==> flow/design.v <==
module FA_Structural(a,b,cin,sum,cout);
	input a,b,cin;
    output sum,cout;
    wire x,y,z;
    xor(x,a,b);
    xor(sum,x,cin);
    and(y,cin,x);
    and(z,a,b);
    or(cout,y,z);
endmodule
module RPA(a,b,cin,sum,cout);
	input [63:0] a,b;
    input cin;
    output wire [63:0] sum;
    output wire cout;
	wire c0,c1,c2,c3,c4,c5,c6,c7,c8,c9,c10,c11,c12,c13,c14,c15,c16,c17,c18,c19,c20,c21,c22,c23,c24,c25,c26,c27,c28,c29,c30,c31,c32,c33,c34,c35,c36,c37,c38,c39,c40,c41,c42,c43,c44,c45,c46,c47,c48,c49,c50,c51,c52,c53,c54,c55,c56,c57,c58,c59,c60,c61,c62;
	FA_Structural fa1(a[0],b[0],cin,sum[0],c0);
	FA_Structural fa2(a[1],b[1],c0,sum[1],c1);
	FA_Structural fa3(a[2],b[2],c1,sum[2],c2);
	FA_Structural fa4(a[3],b[3],c2,sum[3],c3);
    FA_Structural fa5(a[4],b[4],c3,sum[4],c4);
    FA_Structural fa6(a[5],b[5],c4,sum[5],c5);
    FA_Structural fa7(a[6],b[6],c5,sum[6],c6);
    FA_Structural fa8(a[7],b[7],c6,sum[7],c7);
    FA_Structural fa9(a[8],b[8],c7,sum[8],c8);
    FA_Structural fa10(a[9],b[9],c8,sum[9],c9);
    FA_Structural fa11(a[10],b[10],c9,sum[10],c10);
    FA_Structural fa12(a[11],b[11],c10,sum[11],c11);
    FA_Structural fa13(a[12],b[12],c11,sum[12],c12);
    FA_Structural fa14(a[13],b[13],c12,sum[13],c13);
    FA_Structural fa15(a[14],b[14],c13,sum[14],c14);
    FA_Structural fa16(a[15],b[15],c14,sum[15],c15);
    FA_Structural fa17(a[16],b[16],c15,sum[16],c16);
    FA_Structural fa18(a[17],b[17],c16,sum[17],c17);
    FA_Structural fa19(a[18],b[18],c17,sum[18],c18);
    FA_Structural fa20(a[19],b[19],c18,sum[19],c19);
    FA_Structural fa21(a[20],b[20],c19,sum[20],c20);
    FA_Structural fa22(a[21],b[21],c20,sum[21],c21);
    FA_Structural fa23(a[22],b[22],c21,sum[22],c22);
    FA_Structural fa24(a[23],b[23],c22,sum[23],c23);
    FA_Structural fa25(a[24],b[24],c23,sum[24],c24);
    FA_Structural fa26(a[25],b[25],c24,sum[25],c25);
    FA_Structural fa27(a[26],b[26],c25,sum[26],c26);
    FA_Structural fa28(a[27],b[27],c26,sum[27],c27);
    FA_Structural fa29(a[28],b[28],c27,sum[28],c28);
    FA_Structural fa30(a[29],b[29],c28,sum[29],c29);
    FA_Structural fa31(a[30],b[30],c29,sum[30],c30);
    FA_Structural fa32(a[31],b[31],c30,sum[31],c31);
    FA_Structural fa33(a[32],b[32],c31,sum[32],c32);
    FA_Structural fa34(a[33],b[33],c32,sum[33],c33);
    FA_Structural fa35(a[34],b[34],c33,sum[34],c34);
    FA_Structural fa36(a[35],b[35],c34,sum[35],c35);
    FA_Structural fa37(a[36],b[36],c35,sum[36],c36);	
    FA_Structural fa38(a[37],b[37],c36,sum[37],c37);
    FA_Structural fa39(a[38],b[38],c37,sum[38],c38);
    FA_Structural fa40(a[39],b[39],c38,sum[39],c39);
    FA_Structural fa41(a[40],b[40],c39,sum[40],c40);
    FA_Structural fa42(a[41],b[41],c40,sum[41],c41);
    FA_Structural fa43(a[42],b[42],c41,sum[42],c42);
    FA_Structural fa44(a[43],b[43],c42,sum[43],c43);
    FA_Structural fa45(a[44],b[44],c43,sum[44],c44);
    FA_Structural fa46(a[45],b[45],c44,sum[45],c45);
    FA_Structural fa47(a[46],b[46],c45,sum[46],c46);
    FA_Structural fa48(a[47],b[47],c46,sum[47],c47);
    FA_Structural fa49(a[48],b[48],c47,sum[48],c48);
    FA_Structural fa50(a[49],b[49],c48,sum[49],c49);
    FA_Structural fa51(a[50],b[50],c49,sum[50],c50);
    FA_Structural fa52(a[51],b[51],c50,sum[51],c51);
    FA_Structural fa53(a[52],b[52],c51,sum[52],c52);
    FA_Structural fa54(a[53],b[53],c52,sum[53],c53);
    FA_Structural fa55(a[54],b[54],c53,sum[54],c54);
    FA_Structural fa56(a[55],b[55],c54,sum[55],c55);
    FA_Structural fa57(a[56],b[56],c55,sum[56],c56);
    FA_Structural fa58(a[57],b[57],c56,sum[57],c57);
    FA_Structural fa59(a[58],b[58],c57,sum[58],c58);
    FA_Structural fa60(a[59],b[59],c58,sum[59],c59);
    FA_Structural fa61(a[60],b[60],c59,sum[60],c60);
    FA_Structural fa62(a[61],b[61],c60,sum[61],c61);
    FA_Structural fa63(a[62],b[62],c61,sum[62],c62);
    FA_Structural fa64(a[63],b[63],c62,sum[63],cout);
endmodule
module swap(input [63:0]in1, input [63:0]in2, output reg [63:0]out1, output reg [63:0]out2);
    always @(in1 or in2)
    begin
        if(in2[62:0]>in1[62:0])
        begin
            out2 = in1;
            out1 = in2;
        end
        else
        begin
            out1 = in1;
            out2 = in2;
        end
    end
endmodule
module shifter(input [63:0]A, input [10:0]shift, output [63:0]B);
    assign B = A>>shift;
endmodule
module split(input [63:0]A, output sign, output [10:0]exp, output [51:0]man);
    assign sign = A[63];
    assign exp  = A[62:52];
    assign man  = A[51:0];
endmodule
module dfa(input [63:0] I1, input [63:0] I2, output reg [63:0] Final_exp);
    wire[63:0] A,B;
    swap SW(I1,I2,A,B); 
    wire S1,S2;        
    wire [10:0] E1,E2; 
    wire [51:0] M1,M2; 
    split SP1(A,S1,E1,M1); 
    split SP2(B,S2,E2,M2); 
    wire [10:0]Expdiff; 
    assign Expdiff = E1-E2;
    wire [63:0] T1,T2,T3;  
    assign T1= {|E1,M1};   
    assign T2= {|E2,M2};   
    shifter BS(T2,Expdiff,T3); 
    wire [63:0]T4;
    assign T4 = {64{S1^S2}}^T3; 
    wire [63:0]Sum;
    wire Carry;
    RPA C1(T1,T4,S1^S2,Sum,Carry); 
    reg [51:0] M3,tmp; 
    reg [10:0] E3;
    integer i, j;
    reg found;
    always @(*)
    begin
        i=53;
        j=0;
        found=1'b0;
        tmp=Sum[51:0];
        if(Sum[53]==1)
        begin 
            M3=Sum[52:1];
            E3 = E1 + 1'b1;
        end
        else if(Sum[52]==0)
        begin
            for(j=1;j<=52;j=j+1)
            begin
                if(!found && Sum[52-j]==1'b1)
                begin
                    i=j;
                    found=1'b1;
                end
            end
            E3=E1-i;
            tmp=Sum[51:0];
            M3=tmp<<i;
        end
        else
        begin
            M3=Sum[51:0];
            E3=E1;
        end
    end
    always@(*) begin
        if(&E1 == 1'b1 || &E2 == 1'b1) begin
            Final_exp = 64'b0_11111111111_1111111111111111111111111111111111111111111111111111;	
        end
        else if((|E1== 1'b0) && (|M1[51:0]== 1'b0)) begin
            Final_exp = {S2,E2,M2[51:0]};
        end
        else if((|E2== 1'b0) && (|M2[51:0]== 1'b0)) begin
            Final_exp = {S1,E1,M1[51:0]};
        end
        else if(Sum[63:0] == 63'b0) begin
            Final_exp=64'b0;
        end
        else begin
            Final_exp = {S1,{11{|Sum}} & E3,M3};
        end
    end
endmodule
module fp64_add(input clk, input [63:0] a, input [63:0] b, output reg [63:0] s);
    reg  [63:0] a_q, b_q;
    wire [63:0] sum;
    dfa u_dfa(.I1(a_q), .I2(b_q), .Final_exp(sum));
    always @(posedge clk) begin
        a_q <= a;
        b_q <= b;
        s   <= sum;
    end
endmodule
Step by step through the tools: fp64_add
What the tools print for fp64_add, step after step.
Line numbers count from 1 in the design file above.
Operators: Yosys type, input widths -> output width; for muxes data width and select width s.
Cell names lack the library's common part.
{ "setup": {"design": "fp64_add", "clock_port": "clk", "library": "sky130hd", "pvt_corner": "tt_025C_1v80"} }

Word-level counts
Counts by Yosys on the flattened word-level netlist (proc, flatten, opt, wreduce; memories kept). Register bits leave out memories and registers merged into their read ports (data or address); mux counts leave out enables and synchronous resets folded into registers. Print and check cells are left out. Cells with the same type and inputs are merged into one.
{ "bits": {"input_bits": 129, "ff_bits": 192, "word_cells": 631, "out_inout_bits": 64} }
{ "classes": {"shifts": 2, "n_logic": 293, "reduce_and_logical": 113, "mux": 216, "n_cmp": 1, "addsub": 3} }
{ "ops": {"columns": ["operator", "n"], "rows": [
  ["$mux 32", 53],
  ["$mux 64", 5],
  ["$mux 1", 153],
  ["$xor 1x1->1", 118],
  ["$and 1x1->1", 116],
  ["$reduce_or 52->1", 2],
  ["$mux 52", 2],
  ["$shr 53x11->64", 1],
  ["$xor 64x64->64", 1],
  ["$logic_not 64->1", 1],
  ["$reduce_or 64->1", 1],
  ["$gt 63x63->1", 1],
  ["$or 1x1->1", 53],
  ["$logic_and 1x1->1", 53],
  ["$shl 52x32->52", 1],
  ["$logic_not 1->1", 51],
  ["$sub 11x11->11", 2],
  ["$reduce_and 11->1", 2],
  ["$reduce_or 11->1", 2],
  ["$mux 11", 2],
  ["$add 11x1->11 const B", 1],
  ["$and 11x11->11", 1],
  ["$mux 6", 1],
  ["$not 1->1", 4],
  ["$logic_or 1x1->1", 1]
]} }

Depth
Depth = most cells in a row (Yosys ltp): at word level without a register or memory, in the mapped netlist without a sequential cell, where the memories' decode and read muxes count.
{ "logic_depth": {"depth_word": 376, "ABC_AREA": 1, "depth_mapped": 136, "mapped_depth_nobuf": 133} }

After synthesis
Yosys stat after the flow's synthesis: flattened, memories mapped to cells. It holds for the ABC_AREA given above (unset counts as 0); a run with the other value may have another netlist.
Totals and module areas in this step are rounded.
{ "types": {"columns": ["cell", "n", "type_area_um2"], "rows": [
  ["dfxtp_1", 192, 3.84E+03],
  ["nand2_1", 967, 3.63E+03],
  ["nand3_1", 442, 2.21E+03],
  ["inv_1", 370, 1.39E+03],
  ["o21ai_0", 232, 1.16E+03],
  ["fa_1", 53, 1.06E+03],
  ["a21oi_1", 191, 955.917],
  ["ha_1", 73, 913.376],
  ["nor2_1", 222, 833.299],
  ["xor2_1", 63, 551.779],
  ["clkbuf_1", 131, 491.722],
  ["nand4_1", 68, 425.408],
  ["o21ai_1", 63, 315.302],
  ["o211ai_1", 30, 225.216],
  ["nor3_1", 41, 205.197],
  ["mux2i_1", 16, 160.154],
  ["nor4_1", 25, 156.4],
  ["buf_2", 27, 135.13]
]} }
Other cell types: 42; their cells: 244.
{ "mapped": {"mapped_cells": 3450, "area_um2": 20500, "buffers": 206, "seq_area_um2": 3844, "flip_flops": 192} }

Path before layout
OpenSTA on the mapped netlist: ideal clock, no wires. The path of least setup slack (recovery checks aside). Input and output delay are each 20% of the period. Register names are those of the netlist, which keeps one name where synthesis merged equal registers.
{ "synth_path": {"path_kind": "register to register", "from": "reg a_q[58]", "to": "reg s[60]", "path_stages": 128, "clock_period_ns": 30.0, "n_path_buf": 4, "path_slack_ns": 1.733, "arrival_time_ns": 28.117, "required_time_ns": 29.850, "setup_ns": 0.150, "t_first_pin_ns": 0.000, "path_delay_ns": 28.267, "synth_period_reached_ns": 28.267} }
"path_delay_ns" is the arrival time less input delay plus setup time.
"path_stages": output pins that drive a net of the path, with the launching flip-flop's if there is one; two outputs of one cell count as two.
"synth_period_reached_ns" = period - worst setup slack (recovery checks aside). The figure is calculated, with input and output delays left at 20% of the set period.
Between the ends stands the longest chain of elaborated cells between them, by number of cells; it is not shown to be the way that was timed. Of several equally long chains one is given.
A line is the first line of the expression or statement that the cell stems from. Yosys adds cells for indexed reads and writes and turns some case tables into memories.
{ "synth_via": {"cell_sequence": "dfxtp_1 > inv_1 > ha_1 > nand2_1 > inv_1 > nand2_1 > nand2_1 > a21oi_1 > nand2_1 > a21oi_1 > nand2_4 > nand2_4 > buf_6 > nand2_1 > o21ai_4 > nand2_2 > ha_1 > inv_1 > [92 not listed] > nand2_1 > nand2_2 > buf_6 > inv_2 > ha_1 > inv_1 > fa_1 > inv_1 > o31ai_1 > inv_1 > nor2_1 > o21a_1 > nor2_1 > inv_1 > o31ai_1 > nand2_1 > xor2_1 > o221ai_1", "elab_chain_cells": 376, "cells_between": 625, "cone_classes": "add/sub: 3; compare: 1; shift: 1; mux: 214; logic: 293; reduce/logical: 113"} }
{ "synth_rtl": {"columns": ["element", "line_no", "source"], "rows": [
  ["start, declared", 178, "reg  [63:0] a_q, b_q;"],
  ["start, assigned", 182, "a_q <= a;"],
  ["$gt 63x63->1", 85, "if(in2[62:0]>in1[62:0])"],
  ["$mux 64", 85, null],
  ["$sub 11x11->11", 114, "assign Expdiff = E1-E2;"],
  ["$shr 53x11->64", 98, "assign B = A>>shift;"],
  ["$xor 64x64->64", 120, "assign T4 = {64{S1^S2}}^T3;"],
  ["$xor 1x1->1", 5, "xor(x,a,b);"],
  ["$and 1x1->1", 7, "and(y,cin,x);"],
  ["[362 not listed]", null, null],
  ["$sub 11x11->11", 149, "E3=E1-i;"],
  ["$mux 11", 139, "else if(Sum[52]==0)"],
  ["$mux 11", 134, "if(Sum[53]==1)"],
  ["$and 11x11->11", 173, "Final_exp = {S1,{11{|Sum}} & E3,M3};"],
  ["$mux 64", 169, "else if(Sum[63:0] == 63'b0) begin"],
  ["$mux 64", 166, "else if((|E2== 1'b0) && (|M2[51:0]== 1'b0)) begin"],
  ["$mux 64", 163, "else if((|E1== 1'b0) && (|M1[51:0]== 1'b0)) begin"],
  ["end, assigned", 184, "s   <= sum;"],
  ["end, declared", 177, "module fp64_add(input clk, input [63:0] a, input [63:0] b, output reg [63:0] s);"]
]} }

Timing after layout
From the final timing report of job 1: the path of least setup slack in the routed layout; clock arrival at registers is part of the times.
{ "layout_path": {"path_kind": "register to register", "from": "reg a_q[57]", "to": "reg s[1]", "clock_period_ns": 19.5, "arrival_time_ns": 27.36, "t_first_pin_ns": 0.49, "required_time_ns": 19.91, "path_slack_ns": -7.45, "n_path_buf": 5, "path_stages": 129, "setup_ns": 0.06} }
Between the ends stands the longest chain of elaborated cells between them, by number of cells; it is not shown to be the way that was timed. Of several equally long chains one is given.
{ "layout_via": {"cell_sequence": "dfxtp_2 > inv_2 > ha_4 > nand2_1 > inv_1 > nand2_1 > nand2_1 > a21oi_2 > nand2_1 > a21oi_2 > nand2_4 > nand2_8 > nand2_4 > o21ai_4 > nand2_2 > ha_4 > inv_2 > nand2_4 > [93 not listed] > nand4_1 > nor4_1 > nand3_1 > nand2_2 > nand2_4 > buf_4 > buf_8 > clkbuf_16 > nand2_2 > nand2_2 > nand2_1 > nor2_2 > nand2_1 > o31ai_2 > o211ai_1 > o21ai_1 > nand2_1 > nand2_1", "elab_chain_cells": 375, "cells_between": 622, "cone_classes": "add/sub: 1; compare: 1; shift: 2; mux: 214; logic: 292; reduce/logical: 112"} }
{ "layout_rtl": {"columns": ["element", "line_no", "source"], "rows": [
  ["start, declared", 178, "reg  [63:0] a_q, b_q;"],
  ["start, assigned", 182, "a_q <= a;"],
  ["$gt 63x63->1", 85, "if(in2[62:0]>in1[62:0])"],
  ["$mux 64", 85, null],
  ["$sub 11x11->11", 114, "assign Expdiff = E1-E2;"],
  ["$shr 53x11->64", 98, "assign B = A>>shift;"],
  ["$xor 64x64->64", 120, "assign T4 = {64{S1^S2}}^T3;"],
  ["$xor 1x1->1", 5, "xor(x,a,b);"],
  ["$and 1x1->1", 7, "and(y,cin,x);"],
  ["[361 not listed]", null, null],
  ["$mux 32", 134, "if(Sum[53]==1)"],
  ["$shl 52x32->52", 151, "M3=tmp<<i;"],
  ["$mux 52", 139, "else if(Sum[52]==0)"],
  ["$mux 52", 134, null],
  ["$mux 64", 169, "else if(Sum[63:0] == 63'b0) begin"],
  ["$mux 64", 166, "else if((|E2== 1'b0) && (|M2[51:0]== 1'b0)) begin"],
  ["$mux 64", 163, "else if((|E1== 1'b0) && (|M1[51:0]== 1'b0)) begin"],
  ["end, assigned", 184, "s   <= sum;"],
  ["end, declared", 177, "module fp64_add(input clk, input [63:0] a, input [63:0] b, output reg [63:0] s);"]
]} }

FLOW RESULTS
============

Design fp64_add on sky130hd. What follows are 4 stored runs of the flow, each under its own settings; their order means nothing. The constraints put input and output delay at 20% of the set period each and load the outputs with 0.01 pF.
"achieved_clock_period_ns" means the clock period less the worst setup slack. The figure is calculated, with input and output delays left at 20% of the set period.
"worst_path_time_ns" means the part of the period allowed to the worst setup path (the constraints hold back 20% at inputs and 20% at outputs) less its slack; where the path has registers, the arrival times of their clocks count too.
"power.total_mw" is the tool's figure for a default switching activity; nothing was simulated.
The results are shown rounded.
[
  {
    "run": "job 1",
    "settings": { "ABC_AREA": 1, "CORE_MARGIN": 8, "CORE_UTILIZATION": 37, "CTS_CLUSTER_DIAMETER": 319, "GPL_TIMING_DRIVEN": 1, "PLACE_DENSITY_LB_ADDON": 0.21, "TNS_END_PERCENT": 85, "period_ns": 19.5, "CAP_MARGIN": 20, "SLEW_MARGIN": 20 },
    "results": { "yosys_chip_area_um2": 20500, "die_area_um2": 63190, "layout_stdcell_area_um2": 32420, "finalUtil_pct": 59.0, "final_setup_ws_ns": -7.447, "fin_tns_ns": -459.8, "worst_hold_slack_ns": 0.673, "power.total_mw": 5.807, "achieved_clock_period_ns": 26.947, "worst_path_time_ns": 26.95, "path_kind": "register to register" }
  },
  {
    "run": "job 2",
    "settings": { "CAP_MARGIN": 35, "CELL_PAD_IN_SITES_DETAIL_PLACEMENT": 1, "CELL_PAD_IN_SITES_GLOBAL_PLACEMENT": 0, "CORE_ASPECT_RATIO": 1.59, "CORE_MARGIN": 5, "CORE_UTILIZATION": 54, "CTS_CLUSTER_DIAMETER": 364, "MAX_ROUTING_LAYER": "met4", "MIN_ROUTING_LAYER": "met2", "PLACE_DENSITY_LB_ADDON": 0.05, "SETUP_SLACK_MARGIN": -0.87, "SLEW_MARGIN": 25, "period_ns": 22.9 },
    "outcome": "not finished: placement ended with error DPL-0033"
  },
  {
    "run": "job 3",
    "settings": { "ABC_AREA": 1, "CORE_ASPECT_RATIO": 0.93, "CORE_MARGIN": 4, "CORE_UTILIZATION": 61, "MAX_ROUTING_LAYER": "met5", "PLACE_DENSITY_LB_ADDON": 0.1, "SETUP_SLACK_MARGIN": 4.75, "period_ns": 25.7, "CAP_MARGIN": 20, "SLEW_MARGIN": 20 },
    "outcome": "not finished: routing ended with error GRT-0116"
  },
  {
    "run": "job 4",
    "settings": { "CAP_MARGIN": 40, "CELL_PAD_IN_SITES_DETAIL_PLACEMENT": 1, "CORE_UTILIZATION": 67, "CTS_CLUSTER_DIAMETER": 157, "CTS_CLUSTER_SIZE": 34, "MAX_ROUTING_LAYER": "met5", "PLACE_DENSITY_LB_ADDON": 0.24, "SETUP_SLACK_MARGIN": 2.11, "SLEW_MARGIN": 15, "period_ns": 23.1, "CORE_MARGIN": 2 },
    "outcome": "not finished: placement ended with error DPL-0033"
  }
]
